==> flow/design.v <==
module ex2_1 (
	      input 		 clk, rst, validi,
	      input [31:0] 	 data_in,
	      output logic 	 valido, 
	      output logic [31:0] data_out
	      );
   enum 			 {S0, S1, S2} state, next;
   logic [31:0]  		 a1, a2, a3;
   logic [31:0]			 counter;
   always_ff @(posedge clk or posedge rst) begin
      if (rst) begin
	 data_out <= 32'b0;
	 valido <= 1'b0;
	 state = S0;
	 counter = 0;
	 a1 = 0;
	 a2 = 0;
	 a3 = 0;
      end
      else begin
	 case (state)
	   S0: begin
	      if (validi) 
		  	begin
		  		a1 = data_in;
		  		a2 += data_in;
		  		a3 *= data_in;
		  		data_out <= a2;
		 		if(counter > 2 && (counter % 3 == 0)) 
					begin
	 	 				valido <= 1'b1;
		 			end
		 		next = S1;
		 		counter += 1;
		  	end
		  else 
		  	begin
		 		next = S0;
		 		counter = 0;
				valido <= 1'b0;
	      	end
	   end
	   S1: begin
	      if (validi) 
		  	begin
		 		a1 *= data_in;
		 		a2 = data_in;
		 		a3 += data_in;
		 		data_out <= a3;
		 		if(counter > 2 && (counter % 3 == 1)) 
					begin
	 	 				valido <= 1'b1;
		 			end
		 		next = S2;
		 		counter += 1;
			end	      
		  else 
		  	begin
				next = S0;
				counter = 0;
				valido <= 1'b0;
		  	end
	   end
	   S2: begin
	      if (validi) 
		  	begin
		 		a1 += data_in;
		 		a2 *= data_in;
		 		a3 = data_in;
		 		data_out <= a1;
		 		if(counter % 3 == 2) 
					begin
		 				valido <= 1'b1;
		  			end
	      		next = S0;
		  		counter += 1;
			end
		  else 
		  	begin
				next = S0;
		 		counter = 0;
				valido <= 1'b0;
			end
	   end
	 endcase
	 state = next;
      end
   end
endmodule
Wiki page: ex2_1 / tool data

* Reports on ex2_1
Module ex2_1 before and after one edit of its RTL, step after step.
Lines under "unedited" count in the file above, lines under "edited" in the edited file.
"change" is "edited" less "unedited", of the values as shown.
Library cell names are shortened.
A cell with -- has no value.
- Design top :: ex2_1
- Clock port :: clk
- Cell library :: sky130hd
- Timing corner :: tt_025C_1v80

* Diff
The edit as a unified diff against the file above.
This change comes from a script, not from a designer. The edited design behaves differently; no optimisation was intended.
#+begin_src diff
@@ -1,8 +1,10 @@
 module ex2_1 (
 	      input 		 clk, rst, validi,
-	      input [31:0] 	 data_in,
+	      input [31:0] 	 data_in_i,
 	      output logic 	 valido, 
 	      output logic [31:0] data_out
 	      );
+   logic [31:0] data_in;
+   always_ff @(posedge clk) data_in <= data_in_i;
    enum 			 {S0, S1, S2} state, next;
    logic [31:0]  		 a1, a2, a3;
#+end_src

* Elaborated design
Counts by Yosys on the flattened word-level netlist (proc, flatten, opt, wreduce; memories kept). Register bits leave out memories and registers merged into their read ports (data or address). Print and check cells are left out.
** Cells by class
- equality and inequality tests :: unedited 10, edited 10, change 0
- divide/modulo/power cells :: unedited 1, edited 1, change 0
- magnitude comparators :: unedited 1, edited 1, change 0
- mux-type cells :: unedited 23, edited 23, change 0
- $add $sub $neg :: unedited 4, edited 4, change 0
- multipliers :: unedited 3, edited 3, change 0
- reduce/logical cells :: unedited 8, edited 8, change 0
** Operators by type and width
- 2-to-1 mux 32 bit :: unedited 9, edited 9, change 0
- 2-to-1 mux 1 bit :: unedited 7, edited 7, change 0
- case mux 32 bit (select 3 bit) :: unedited 5, edited 5, change 0
- adder 32 bit :: unedited 3, edited 3, change 0
- multiplier 32 x 32 -> 32 bit :: unedited 3, edited 3, change 0
- inequality test 2 bit with constant B :: unedited 3, edited 3, change 0
- inequality test 3 bit with constant B :: unedited 3, edited 3, change 0
- equality test 32 x 1 -> 1 bit with constant B :: unedited 2, edited 2, change 0
- equality test 32 x 2 -> 1 bit with constant B :: unedited 2, edited 2, change 0
- logical AND 1 bit :: unedited 2, edited 2, change 0
- logical NOT 32 bit :: unedited 2, edited 2, change 0
- AND reduction 4 bit :: unedited 2, edited 2, change 0
- adder 32 x 1 -> 32 bit with constant B :: unedited 1, edited 1, change 0
- greater-than comparator 32 x 2 -> 1 bit with constant B :: unedited 1, edited 1, change 0
- modulo 32 x 2 -> 32 bit with constant B :: unedited 1, edited 1, change 0
- 2-to-1 mux 2 bit :: unedited 1, edited 1, change 0
- case mux 1 bit (select 3 bit) :: unedited 1, edited 1, change 0
- nonzero test 3 bit :: unedited 1, edited 1, change 0
- OR reduction 3 bit :: unedited 1, edited 1, change 0
** Storage and ports
- word-level cells :: unedited 58, edited 59, change +1
- bits in registers :: unedited 225, edited 257, change +32

* Depth
Depth = most cells in a row (Yosys ltp): at word level without a register or memory, in the mapped netlist without a sequential cell, where the memories' decode and read muxes count.
** Depth
- depth in word-level cells :: unedited 6, edited 6, change 0
- ABC_AREA :: unedited 0, edited 0
- gate-level depth with buffers :: unedited 41, edited 41, change 0

* After synthesis
Yosys stat after the flow's synthesis: flattened, memories mapped to cells. It holds for the ABC_AREA given above (unset counts as 0); a run with the other value may have another netlist.
** Mapped netlist
- synthesis area (µm²) :: unedited 60366.6, edited 61233.7, change +867.1
- standard cells after synthesis :: unedited 7265, edited 7296, change +31
- flip-flop cells :: unedited 165, edited 197, change +32
** Cells by type
- nand2_1 :: unedited 1451, edited 1418, change -33
- dfxtp_1 :: unedited 2, edited 34, change +32
- o21ai_0 :: unedited 229, edited 211, change -18
- nor2_1 :: unedited 175, edited 192, change +17
- inv_1 :: unedited 1567, edited 1553, change -14
- a221oi_1 :: unedited 24, edited 36, change +12
- a22o_1 :: unedited 5, edited 17, change +12
- clkbuf_1 :: unedited 404, edited 397, change -7
- o311a_1 :: unedited 8, edited 1, change -7
- xnor2_1 :: unedited 285, edited 279, change -6
- nand3_1 :: unedited 60, edited 54, change -6
- buf_1 :: unedited 23, edited 29, change +6
- nor3_1 :: unedited 39, edited 44, change +5
- nor2b_1 :: unedited 26, edited 31, change +5
- nand2b_1 :: unedited 14, edited 19, change +5
- a311oi_1 :: unedited 13, edited 8, change -5
- o211ai_1 :: unedited 9, edited 4, change -5
- a41oi_1 :: unedited 5, edited 0, change -5
Not every row of either side is listed.

* Path before layout
Source: OpenSTA report_checks on the synthesized netlist (no wires, ideal clock, input and output delay 20% of the period each), path of least setup slack; recovery checks are left aside. Register names are those of the netlist, which keeps one name where synthesis merged equal registers.
** Timing path after synthesis
- path type :: unedited in2reg, edited reg2reg
- from :: unedited input port data_in[2], edited register data_in[2]
- to :: unedited register a2[31], edited register a2[31]
- path slack (ns) :: unedited -0.676, edited 0.792, change +1.468
- required time (ns) :: unedited 9.875, edited 9.881, change +0.006
- setup time (ns) :: unedited 0.125, edited 0.119, change -0.006
- path buffers :: unedited 3, edited 3, change 0
- launch time at the first pin (ns) :: unedited 2.000, edited 0.000, change -2.000
- driving pins on the path :: unedited 41, edited 41, change 0
- path delay (ns) :: unedited 8.676, edited 9.208, change +0.532
- data arrival time (ns) :: unedited 10.551, edited 9.089, change -1.462
- clock period (ns) :: unedited 10.0, edited 10.0, change 0.0
- period reached after synthesis (ns) :: unedited 10.676, edited 9.208, change -1.468
"path delay" is the arrival time less input delay plus setup time.
"driving pins on the path" counts driving pins, that of a launching flip-flop among them; a cell with two outputs on the path counts twice.
"period reached after synthesis" is the clock period less the worst setup slack; recovery checks do not enter. This is arithmetic on one report: input and output delays are still those of the set period (20% each).
The rows between start and end are the longest chain of elaborated cells between them; the timing report does not say that the signal goes this way. Where chains are equally long, one stands for them.
A line is the first line of the expression or statement that the cell stems from. Yosys adds cells for indexed reads and writes and turns some case tables into memories.
On the way, after synthesis, unedited:
- Path through :: clkbuf_1 -> clkbuf_1 -> clkbuf_1 -> nand2_1 -> fa_1 -> inv_1 -> fa_1 -> fa_1 -> fa_1 -> ha_1 -> ha_1 -> inv_1 -> fa_1 -> fa_1 -> inv_1 -> ha_1 -> inv_1 -> a21oi_1 -> [... 5 more ...] -> a21boi_0 -> o21ai_0 -> a21boi_0 -> o21ai_0 -> a21boi_0 -> o21ai_0 -> a21boi_0 -> o21ai_0 -> a21boi_0 -> o21ai_0 -> a21boi_0 -> o21ai_0 -> a21oi_1 -> o211a_1 -> or3_1 -> a32o_1 -> nand2_1 -> a21oi_1
- Cells in the longest elaborated chain :: 3
- Elaborated cells between the ends (all ways) :: 5
- Source lines of those cells :: 5
** Ends and longest elaborated chain, after synthesis, unedited
- start: declaration :: RTL line 3 : input [31:0] data_in,
- multiplier 32 x 32 -> 32 bit :: RTL line 68 : a2 *= data_in;
- 2-to-1 mux 32 bit :: RTL line 65 : if (validi)
- case mux 32 bit (select 3 bit) :: RTL line 21 : case (state)
- end: assignment :: RTL line 17 : a2 = 0;
- end: assignment :: RTL line 47 : a2 = data_in;
- end: declaration :: RTL line 8 : logic [31:0] a1, a2, a3;
On the way, after synthesis, edited:
- Path through :: dfxtp_1 -> clkbuf_1 -> clkbuf_1 -> clkbuf_1 -> nand2_1 -> fa_1 -> inv_1 -> fa_1 -> fa_1 -> fa_1 -> ha_1 -> ha_1 -> inv_1 -> fa_1 -> fa_1 -> inv_1 -> ha_1 -> a21boi_0 -> [... 5 more ...] -> a21boi_0 -> o21ai_0 -> a21boi_0 -> o21ai_0 -> a21boi_0 -> o21ai_0 -> a21boi_0 -> o21ai_0 -> a21boi_0 -> o21ai_0 -> a21boi_0 -> o221ai_1 -> a21o_1 -> a21boi_0 -> o21ai_0 -> a32o_1 -> a21oi_1 -> nor2_1
- Cells in the longest elaborated chain :: 3
- Elaborated cells between the ends (all ways) :: 5
- Source lines of those cells :: 5
** Ends and longest elaborated chain, after synthesis, edited
- start: declaration :: RTL line 7 : logic [31:0] data_in;
- start: assignment :: RTL line 8 : always_ff @(posedge clk) data_in <= data_in_i;
- multiplier 32 x 32 -> 32 bit :: RTL line 70 : a2 *= data_in;
- 2-to-1 mux 32 bit :: RTL line 67 : if (validi)
- case mux 32 bit (select 3 bit) :: RTL line 23 : case (state)
- end: assignment :: RTL line 19 : a2 = 0;
- end: assignment :: RTL line 49 : a2 = data_in;
- end: declaration :: RTL line 10 : logic [31:0] a1, a2, a3;

* Timing after layout
From the final timing report of each run of pair 1: the path of least setup slack in the routed layout; clock arrival at registers is part of the times.
** Timing path post-layout
- path type :: unedited in2reg, edited reg2reg
- from :: unedited input port data_in[3], edited register a2[6]
- to :: unedited register a1[31], edited register a2[30]
- required time (ns) :: unedited 10.17, edited 10.25, change +0.08
- path buffers :: unedited 4, edited 1, change -3
- driving pins on the path :: unedited 37, edited 37, change 0
- launch time at the first pin (ns) :: unedited 1.96, edited 0.55, change -1.41
- clock period (ns) :: unedited 9.8, edited 9.8, change 0.0
- setup time (ns) :: unedited 0.14, edited 0.11, change -0.03
- data arrival time (ns) :: unedited 9.96, edited 9.70, change -0.26
- path slack (ns) :: unedited 0.21, edited 0.55, change +0.34
The rows between start and end are the longest chain of elaborated cells between them; the timing report does not say that the signal goes this way. Where chains are equally long, one stands for them.
On the way, post-layout, unedited:
- Path through :: buf_6 -> buf_8 -> buf_12 -> buf_12 -> nand2_1 -> fa_1 -> inv_1 -> fa_1 -> fa_1 -> fa_1 -> ha_1 -> ha_1 -> inv_1 -> fa_1 -> inv_1 -> fa_1 -> ha_1 -> a21boi_2 -> o21ai_2 -> a21boi_2 -> o21ai_2 -> a21boi_2 -> o21ai_1 -> a21boi_1 -> o21ai_1 -> a21boi_1 -> o21ai_1 -> a21boi_2 -> o21ai_2 -> a21boi_2 -> o21a_1 -> nor2_2 -> o21ai_1 -> o41a_1 -> xnor2_1 -> a211oi_1 -> o31ai_1
- Cells in the longest elaborated chain :: 3
- Elaborated cells between the ends (all ways) :: 5
- Source lines of those cells :: 5
** Ends and longest elaborated chain, post-layout, unedited
- start: declaration :: RTL line 3 : input [31:0] data_in,
- multiplier 32 x 32 -> 32 bit :: RTL line 46 : a1 *= data_in;
- 2-to-1 mux 32 bit :: RTL line 44 : if (validi)
- case mux 32 bit (select 3 bit) :: RTL line 21 : case (state)
- end: assignment :: RTL line 16 : a1 = 0;
- end: assignment :: RTL line 25 : a1 = data_in;
- end: declaration :: RTL line 8 : logic [31:0] a1, a2, a3;
On the way, post-layout, edited:
- Path through :: dfrtp_1 -> buf_4 -> nand2_1 -> fa_1 -> inv_1 -> fa_1 -> fa_1 -> fa_1 -> ha_1 -> ha_1 -> inv_1 -> fa_1 -> inv_1 -> fa_1 -> ha_1 -> inv_1 -> o21ai_0 -> a21oi_1 -> o21ai_0 -> a21oi_1 -> o21ai_0 -> a21oi_1 -> o21ai_0 -> a21oi_1 -> o21ai_0 -> a21oi_1 -> o21ai_0 -> a21oi_1 -> o21ai_0 -> a21oi_1 -> nand2b_1 -> a21boi_0 -> o221a_2 -> o41ai_1 -> xnor2_1 -> a221oi_1 -> nor3_1
- Cells in the longest elaborated chain :: 3
- Elaborated cells between the ends (all ways) :: 5
- Source lines of those cells :: 5
** Ends and longest elaborated chain, post-layout, edited
- start: declaration :: RTL line 10 : logic [31:0] a1, a2, a3;
- start: assignment :: RTL line 19 : a2 = 0;
- start: assignment :: RTL line 49 : a2 = data_in;
- multiplier 32 x 32 -> 32 bit :: RTL line 70 : a2 *= data_in;
- 2-to-1 mux 32 bit :: RTL line 67 : if (validi)
- case mux 32 bit (select 3 bit) :: RTL line 23 : case (state)
- end: assignment :: RTL line 19
- end: assignment :: RTL line 49
- end: declaration :: RTL line 10

* Flow runs
Runs of the flow (Yosys, OpenROAD) on both versions; the two runs of a pair have the same settings. The constraints put input and output delay at 20% of the set period each and load the outputs with 0.01 pF.
Flow settings, pair 1:
- period_ns :: 9.8
- CAP_MARGIN :: 20
- CORE_MARGIN :: 2
- CORE_UTILIZATION :: 40
- SLEW_MARGIN :: 20
** Results, pair 1
- final setup TNS (ns) :: unedited 0.000, edited 0.000, change 0.000
- worst hold slack in the final report (ns) :: unedited 0.479, edited 0.480, change +0.001
- utilization of the finished layout :: unedited 0.441, edited 0.428, change -0.013
- achieved period (ns) :: unedited 9.594, edited 9.250, change -0.344
- total die area (µm²) :: unedited 154041.0, edited 156230.0, change +2189.0
- worst slack on setup checks (ns) :: unedited 0.206, edited 0.550, change +0.344
- standard-cell area after routing (µm²) :: unedited 66083.4, edited 65016.1, change -1067.3
- chip area in the Yosys report (µm²) :: unedited 60366.6, edited 61233.7, change +867.1
Flow settings, pair 2:
- CELL_PAD_IN_SITES_GLOBAL_PLACEMENT :: 0
- CORE_UTILIZATION :: 17
- CTS_CLUSTER_DIAMETER :: 77
- HOLD_SLACK_MARGIN :: 0.3
- MIN_ROUTING_LAYER :: met1
- PLACE_DENSITY_LB_ADDON :: 0.15
- TNS_END_PERCENT :: 85
- period_ns :: 7.17
- CAP_MARGIN :: 20
- CORE_MARGIN :: 2
- SLEW_MARGIN :: 20
** Results, pair 2
- final setup TNS (ns) :: unedited -43.126, edited -22.283, change +20.843
- worst hold slack in the final report (ns) :: unedited 0.478, edited 0.478, change 0.000
- utilization of the finished layout :: unedited 0.217, edited 0.214, change -0.003
- achieved period (ns) :: unedited 8.916, edited 8.408, change -0.508
- total die area (µm²) :: unedited 359880.0, edited 365015.0, change +5135.0
- worst slack on setup checks (ns) :: unedited -1.746, edited -1.238, change +0.508
- standard-cell area after routing (µm²) :: unedited 76632.2, edited 76782.4, change +150.2
- chip area in the Yosys report (µm²) :: unedited 60366.6, edited 61233.7, change +867.1
"achieved period" is the run's clock period less its worst setup slack. It is reckoned from that one timing run; input and output delays stay at 20% of the period that was set.
